==> flow/design.v <==
`timescale 1ns / 1ps
module day3_part2_top( clk, rst, rom_addr, rom_data, sum, done );
    input clk;
    input rst;
    output [13:0] rom_addr;
    input [7:0] rom_data;
    output [31:0] sum;
    output done;
    reg [13:0] addr;
    wire [7:0] rom_out;
    reg [63:0] sub_group1;
    reg [63:0] sub_group2;
    reg [63:0] sub_group3;
    reg [63:0] comparator;
    reg [7:0] value;
    reg [31:0] sum_triples;
    localparam READ_1 = 3'b000, READ_2 = 3'b001, READ_3 = 3'b010, COMPARE = 3'b011, GET_VAL = 3'b100, CHECK = 3'b101, DONE = 3'b110;
    reg [2:0] state;
    reg int_done;
    assign sum = sum_triples;
    assign done = int_done;
    assign rom_addr = addr;
    assign rom_out = rom_data;
    always @ (posedge clk)
    begin
    if (rst)
    begin
        addr <= 14'b0;
        sub_group1 <= 64'b0;
        sub_group2 <= 64'b0;
        sub_group3 <= 64'b0;
        comparator <= 64'b0;
        value <= 8'b0;
        sum_triples <= 32'b0;
        state <= READ_1;
        int_done <= 1'b0;
    end
    else
    case (state)
    READ_1:
    begin
        addr <= addr + 1;
        if (rom_out == 8'b0)
            state <= READ_2;
        else
            sub_group1[rom_out] <= 1'b1;
    end
    READ_2:
    begin
        addr <= addr + 1;
        if (rom_out == 8'b0)
            state <= READ_3;
        else
            sub_group2[rom_out] <= 1'b1;
    end
    READ_3:
    begin
        addr <= addr + 1;
        if (rom_out == 8'b0)
            state <= COMPARE;
        else
            sub_group3[rom_out] <= 1'b1;
    end
    COMPARE:
    begin
        comparator <= sub_group1 & sub_group2 & sub_group3;
        if ((sub_group1 & sub_group2 & sub_group3) != 64'b0)
        begin
            value <= 8'b0;
            state <= GET_VAL;
        end
        else
        begin
            state <= CHECK;
        end
    end
    GET_VAL:
    begin
        comparator <= comparator >> 1;
        value <= value + 1;
        if (comparator == 1'b1)
        begin
            state <= CHECK;
            sum_triples <= sum_triples + value;
        end
    end
    CHECK:
    begin
        if (rom_out == 8'b0)
            state <= DONE;
        else
        begin
            state <= READ_1;
            sub_group1 <= 64'b0;
            sub_group2 <= 64'b0;
            sub_group3 <= 64'b0;
            comparator <= 64'b0;
        end
    end
    DONE:
    begin
        int_done <= 1'b1;
    end
    endcase
    end
endmodule
--- tool output ---
**Reports on day3_part2_top**

Tool output for the design above before and after an edit, in the order of the flow.
"unedited" refers to lines of the RTL above, "edited" to lines of the edited file.
"change" is "edited" less "unedited", of the values as shown; "relative change" is that difference over "unedited", in percent.
Operators: Yosys type, input widths -> output width; for muxes data width and select width s.
Cell names lack the library's common part.
The mark n/a stands for no value.

- Design top: day3_part2_top
- Clock input: clk
- Cell library: sky130hd
- Corner: tt_025C_1v80

**Edit of the RTL**

The edit as a unified diff against the file above.
The edited RTL no longer does the same as the RTL above: the edit was made by script, with no optimisation intended.

```diff
@@ -24,17 +24,4 @@
     always @ (posedge clk)
     begin
-    if (rst)
-    begin
-        addr <= 14'b0;
-        sub_group1 <= 64'b0;
-        sub_group2 <= 64'b0;
-        sub_group3 <= 64'b0;
-        comparator <= 64'b0;
-        value <= 8'b0;
-        sum_triples <= 32'b0;
-        state <= READ_1;
-        int_done <= 1'b0;
-    end
-    else
     case (state)
     READ_1:
```

**Word-level counts**

Counts by Yosys on the flattened word-level netlist (proc, flatten, opt, wreduce; memories kept). Register bits leave out memories and registers merged into their read ports (data or address). Print and check cells are left out. Cells with the same type and inputs are merged into one.

Word-level totals:

| item | unedited | edited | change | relative change (%) |
|---|---|---|---|---|
| register bits | 314 | 313 | -1 | -0.32 |
| output and inout bits | 47 | 47 | 0 | 0.00 |

Operators by class:

| item | unedited | edited | change | relative change (%) |
|---|---|---|---|---|
| mux-type cells | 17 | 17 | 0 | 0.00 |
| equal/unequal tests | 16 | 15 | -1 | -6.25 |
| shift operators | 1 | 1 | 0 | 0.00 |
| reduce/logical cells | 17 | 17 | 0 | 0.00 |
| add/subtract/negate cells | 4 | 4 | 0 | 0.00 |
| bitwise operators | 9 | 9 | 0 | 0.00 |

Operator list:

| cell | unedited | edited | change | relative change (%) |
|---|---|---|---|---|
| $eq 3x3->1 const B | 3 | 2 | -1 | -33.33 |
| $ne 2x2->1 const B | 9 | 9 | 0 | 0.00 |
| $and 64x64->64 | 5 | 5 | 0 | 0.00 |
| $mux 3 | 5 | 5 | 0 | 0.00 |
| $mux 64 | 4 | 4 | 0 | 0.00 |
| $reduce_bool 2->1 | 4 | 4 | 0 | 0.00 |
| $or 64x64->64 | 3 | 3 | 0 | 0.00 |
| $pmux 64 s2 | 3 | 3 | 0 | 0.00 |
| $reduce_and 2->1 | 3 | 3 | 0 | 0.00 |
| $reduce_and 3->1 | 3 | 3 | 0 | 0.00 |
| $eq 3x2->1 const B | 2 | 2 | 0 | 0.00 |
| $add 14x1->14 const B | 1 | 1 | 0 | 0.00 |
| $add 32x8->32 | 1 | 1 | 0 | 0.00 |
| $add 8x1->8 const B | 1 | 1 | 0 | 0.00 |
| $eq 3x1->1 const B | 1 | 1 | 0 | 0.00 |
| $eq 64x1->1 const B | 1 | 1 | 0 | 0.00 |
| $logic_not 3->1 | 1 | 1 | 0 | 0.00 |
| $logic_not 8->1 | 1 | 1 | 0 | 0.00 |
| $mux 1 | 1 | 1 | 0 | 0.00 |
| $mux 8 | 1 | 1 | 0 | 0.00 |
| $neg 8->9 | 1 | 1 | 0 | 0.00 |
| $not 64->64 | 1 | 1 | 0 | 0.00 |
| $pmux 3 s6 | 1 | 1 | 0 | 0.00 |
| $pmux 64 s3 | 1 | 1 | 0 | 0.00 |
| $pmux 8 s2 | 1 | 1 | 0 | 0.00 |
| $reduce_and 5->1 | 1 | 1 | 0 | 0.00 |
| $reduce_bool 3->1 | 1 | 1 | 0 | 0.00 |
| $reduce_bool 6->1 | 1 | 1 | 0 | 0.00 |

The list need not be complete.

**Depth**

Longest topological path by Yosys (ltp), each cell counted once; first at word level (registers and memories cut), then after technology mapping (sequential cells cut; the memories' decode and read muxes count).

Logic depth:

| item | unedited | edited | change | relative change (%) |
|---|---|---|---|---|
| depth in word-level cells | 7 | 7 | 0 | 0.00 |
| ABC_AREA | 0 | 0 | n/a | n/a |
| depth in mapped cells | 11 | 10 | -1 | -9.09 |

**Netlist**

The flow's flattened synthesis, as Yosys stat reports it; memories are mapped. The netlist is that of the ABC_AREA named above (0 if unset); the other value can give another one.

Cell types:

| cell type | unedited | edited | change | relative change (%) |
|---|---|---|---|---|
| dfxtp_1 | 318 | 4 | -314 | -98.74 |
| edfxtp_1 | 0 | 312 | +312 | n/a |
| nor2_1 | 242 | 55 | -187 | -77.27 |
| inv_1 | 15 | 172 | +157 | +1,046.67 |
| o22ai_1 | 0 | 82 | +82 | n/a |
| a21oi_1 | 133 | 60 | -73 | -54.89 |
| a311oi_1 | 63 | 0 | -63 | -100.00 |
| nand2b_1 | 68 | 6 | -62 | -91.18 |
| a22o_1 | 57 | 0 | -57 | -100.00 |
| o41ai_1 | 3 | 47 | +44 | +1,466.67 |
| o21ai_0 | 46 | 82 | +36 | +78.26 |
| xnor2_1 | 19 | 40 | +21 | +110.53 |
| o2111ai_1 | 0 | 17 | +17 | n/a |
| nand4_1 | 30 | 14 | -16 | -53.33 |
| clkbuf_1 | 79 | 66 | -13 | -16.46 |
| buf_2 | 15 | 5 | -10 | -66.67 |
| or4_1 | 10 | 2 | -8 | -80.00 |
| o31ai_1 | 9 | 1 | -8 | -88.89 |

The list need not be complete.

Mapped netlist:

| item | unedited | edited | change | relative change (%) |
|---|---|---|---|---|
| chip area (Yosys) (um2) | 12,819.8 | 14,966.9 | +2,147.1 | +16.75 |
| sequential part of the area (um2) | 6,366.1 | 9,449.1 | +3,083.0 | +48.43 |
| flip-flop cells | 318 | 316 | -2 | -0.63 |
| standard cells after synthesis | 1,494 | 1,330 | -164 | -10.98 |

**Timing after synthesis**

Source: OpenSTA report_checks on the synthesized netlist (no wires, ideal clock, input and output delay 20% of the period each), path of least setup slack; recovery checks are left aside. Register names are those of the netlist, which keeps one name where synthesis merged equal registers.

Path post-synthesis:

| item | unedited | edited | change | relative change (%) |
|---|---|---|---|---|
| path type | input port to flip-flop | input port to flip-flop | n/a | n/a |
| start | input port rom_data[0] | input port rom_data[0] | n/a | n/a |
| end | register sub_group2[17] | register comparator[0] | n/a | n/a |
| library setup time (ns) | 0.065 | 0.507 | +0.442 | n/a |
| buffers on the path | 1 | 1 | 0 | 0.00 |
| external input delay (ns) | 0.800 | 0.800 | 0.000 | 0.00 |
| stages on the path | 10 | 6 | -4 | -40.00 |
| period (ns) | 4.0 | 4.0 | 0.0 | 0.00 |
| slack (ns) | 1.141 | -1.602 | -2.743 | n/a |
| data arrival time (ns) | 2.794 | 5.095 | +2.301 | +82.36 |
| data required time (ns) | 3.935 | 3.493 | -0.442 | -11.23 |
| path delay (ns) | 2.059 | 4.802 | +2.743 | +133.22 |
| synthesis period reached (ns) | 2.859 | 5.602 | +2.743 | +95.94 |

"path delay" is the arrival time less input delay plus setup time.
"stages on the path": output pins that drive a net of the path, with the launching flip-flop's if there is one; two outputs of one cell count as two.
"synthesis period reached" = period - worst setup slack (recovery checks aside). The figure is calculated, with input and output delays left at 20% of the set period.
Between the ends stands the longest chain of elaborated cells between them, by number of cells; it is not shown to be the way that was timed. Of several equally long chains one is given.
Each line given opens the expression or statement behind the cell; cells for indexed reads and writes are added by Yosys, which also makes memories of some case tables.
At most two assigning lines are given for a register; there are more.

Between the ends, post-synthesis, unedited:
- Cell sequence: clkbuf_1 > inv_1 > ha_1 > nor3b_1 > or3b_2 > a21oi_1 > o221ai_1 > nor2_1 > a21oi_1 > nor2_1
- Cells in the longest elaborated chain: 7

Ends and longest elaborated chain, post-synthesis, unedited:

| item | RTL line | RTL |
|---|---|---|
| start: declaration | 6 | `input [7:0] rom_data;` |
| $neg 8->9 | 54 | `sub_group2[rom_out] <= 1'b1;` |
| $shift 1x9->64 | 54 |  |
| $not 64->64 | 54 |  |
| $and 64x64->64 | 54 |  |
| $or 64x64->64 | 54 |  |
| $mux 64 | 51 | `if (rom_out == 8'b0)` |
| $pmux 64 s2 | 39 | `case (state)` |
| end: assignment | 30 | `sub_group2 <= 64'b0;` |
| end: assignment | 54 |  |
| end: declaration | 12 | `reg [63:0] sub_group2;` |

edited: The path ends at the enable pin of a flip-flop; only ways to that pin are counted.

Between the ends, post-synthesis, edited:
- Cell sequence: clkbuf_1 > inv_1 > ha_1 > nand2b_1 > nor3_1 > a21oi_1
- Cells in the longest elaborated chain: 3

Ends and longest elaborated chain, post-synthesis, edited:

| item | RTL line | RTL |
|---|---|---|
| start: declaration | 6 | `input [7:0] rom_data;` |
| $logic_not 8->1 | 76 | `if (rom_out == 8'b0)` |
| $ne 2x2->1 | n/a |  |
| $reduce_and 2->1 | n/a |  |
| end: assignment | 53 | `comparator <= sub_group1 & sub_group2 & sub_group3;` |
| end: assignment | 66 | `comparator <= comparator >> 1;` |
| end: declaration | 14 | `reg [63:0] comparator;` |

**Timing after layout**

From the final timing report of each run of pair 1: the path of least setup slack in the routed layout; clock arrival at registers is part of the times.

Path after layout:

| item | unedited | edited | change | relative change (%) |
|---|---|---|---|---|
| path type | flip-flop to flip-flop | input port to flip-flop | n/a | n/a |
| start | register value[0] | input port rom_data[5] | n/a | n/a |
| end | register sum_triples[24] | register sub_group1[22] | n/a | n/a |
| data arrival time (ns) | 3.40 | 3.14 | -0.26 | -7.65 |
| stages on the path | 11 | 7 | -4 | -36.36 |
| external input delay (ns) | n/a | 0.66 | n/a | n/a |
| buffers on the path | 0 | 2 | +2 | n/a |
| period (ns) | 3.29 | 3.29 | 0.00 | 0.00 |
| data required time (ns) | 3.74 | 3.68 | -0.06 | -1.60 |
| slack (ns) | 0.34 | 0.53 | +0.19 | n/a |
| library setup time (ns) | 0.07 | 0.14 | +0.07 | n/a |

Between the ends stands the longest chain of elaborated cells between them, by number of cells; it is not shown to be the way that was timed. Of several equally long chains one is given.
At most two assigning lines are given for a register; there are more.

Between the ends, after layout, unedited:
- Cell sequence: dfxtp_1 > ha_1 > inv_1 > fa_1 > nor2b_1 > o21ai_0 > a21boi_0 > o21ai_0 > a2111oi_4 > or3b_1 > a21oi_1
- Cells in the longest elaborated chain: 1

Ends and longest elaborated chain, after layout, unedited:

| item | RTL line | RTL |
|---|---|---|
| start: declaration | 15 | `reg [7:0] value;` |
| start: assignment | 33 | `value <= 8'b0;` |
| start: assignment | 80 | `value <= value + 1;` |
| $add 32x8->32 | 84 | `sum_triples <= sum_triples + value;` |
| end: assignment | 34 | `sum_triples <= 32'b0;` |
| end: assignment | 84 |  |
| end: declaration | 16 | `reg [31:0] sum_triples;` |

edited: The path ends at the data pin of a flip-flop with enable; ways to the enable are not counted.

Between the ends, after layout, edited:
- Cell sequence: clkdlybuf4s50_1 > or4_1 > or4_4 > a21oi_2 > buf_4 > o211ai_4 > a21oi_2
- Cells in the longest elaborated chain: 7

Ends and longest elaborated chain, after layout, edited:

| item | RTL line | RTL |
|---|---|---|
| start: declaration | 6 | `input [7:0] rom_data;` |
| $neg 8->9 | 33 | `sub_group1[rom_out] <= 1'b1;` |
| $shift 1x9->64 | 33 |  |
| $not 64->64 | 33 |  |
| $and 64x64->64 | 33 |  |
| $or 64x64->64 | 33 |  |
| $mux 64 | 30 | `if (rom_out == 8'b0)` |
| $pmux 64 s2 | 26 | `case (state)` |
| end: assignment | 33 |  |
| end: assignment | 81 | `sub_group1 <= 64'b0;` |
| end: declaration | 11 | `reg [63:0] sub_group1;` |

**Flow runs**

Runs of the flow (Yosys, OpenROAD) on both versions; the two runs of a pair have the same settings. The constraints put input and output delay at 20% of the set period each and load the outputs with 0.01 pF.

Flow settings, pair 1:
- period_ns: 3.29
- CAP_MARGIN: 20
- CORE_MARGIN: 2
- CORE_UTILIZATION: 40
- SLEW_MARGIN: 20

Measured results, pair 1:

| item | unedited | edited | change | relative change (%) |
|---|---|---|---|---|
| area of the synthesized netlist (um2) | 12,819.8 | 14,966.9 | +2,147.1 | +16.75 |
| summed negative setup slack (ns) | 0.000 | 0.000 | 0.000 | n/a |
| final design utilization | 0.478 | 0.482 | +0.004 | n/a |
| standard-cell area after routing (um2) | 15,090.7 | 17,685.7 | +2,595.0 | +17.20 |
| worst hold slack (ns) | 0.452 | 0.461 | +0.009 | n/a |
| worst setup slack after layout (ns) | 0.342 | 0.534 | +0.192 | n/a |
| full die area (um2) | 33,498.2 | 38,980.6 | +5,482.4 | +16.37 |
| period achieved (ns) | 2.948 | 2.756 | -0.192 | -6.51 |
| total power after layout (mW) | 7.848 | 10.005 | +2.157 | +27.48 |

Flow settings, pair 2:
- CELL_PAD_IN_SITES_GLOBAL_PLACEMENT: 2
- CORE_MARGIN: 3
- CORE_UTILIZATION: 50
- CTS_CLUSTER_DIAMETER: 204
- CTS_CLUSTER_SIZE: 100
- GPL_ROUTABILITY_DRIVEN: 1
- GPL_TIMING_DRIVEN: 1
- MIN_ROUTING_LAYER: met2
- PLACE_DENSITY_LB_ADDON: 0.29
- SETUP_SLACK_MARGIN: 0.11
- SLEW_MARGIN: 40
- TNS_END_PERCENT: 65
- period_ns: 2.28
- CAP_MARGIN: 20

Measured results, pair 2:

| item | unedited | edited | change | relative change (%) |
|---|---|---|---|---|
| area of the synthesized netlist (um2) | 12,819.8 | 14,966.9 | +2,147.1 | +16.75 |
| summed negative setup slack (ns) | -1.804 | -1.038 | +0.766 | n/a |
| final design utilization | 0.65 | 0.622 | -0.028 | n/a |
| standard-cell area after routing (um2) | 16,095.4 | 18,086.1 | +1,990.7 | +12.37 |
| worst hold slack (ns) | 0.378 | 0.495 | +0.117 | n/a |
| worst setup slack after layout (ns) | -0.203 | -0.129 | +0.074 | n/a |
| full die area (um2) | 27,597.5 | 32,046.4 | +4,448.9 | +16.12 |
| period achieved (ns) | 2.483 | 2.409 | -0.074 | -2.98 |
| total power after layout (mW) | 8.355 | 10.930 | +2.575 | +30.82 |

"period achieved" = clock period - worst setup slack. The figure is calculated, with input and output delays left at 20% of the set period.
"total power after layout": no workload was simulated; the value follows from the tool's default switching activity.
--- end ---
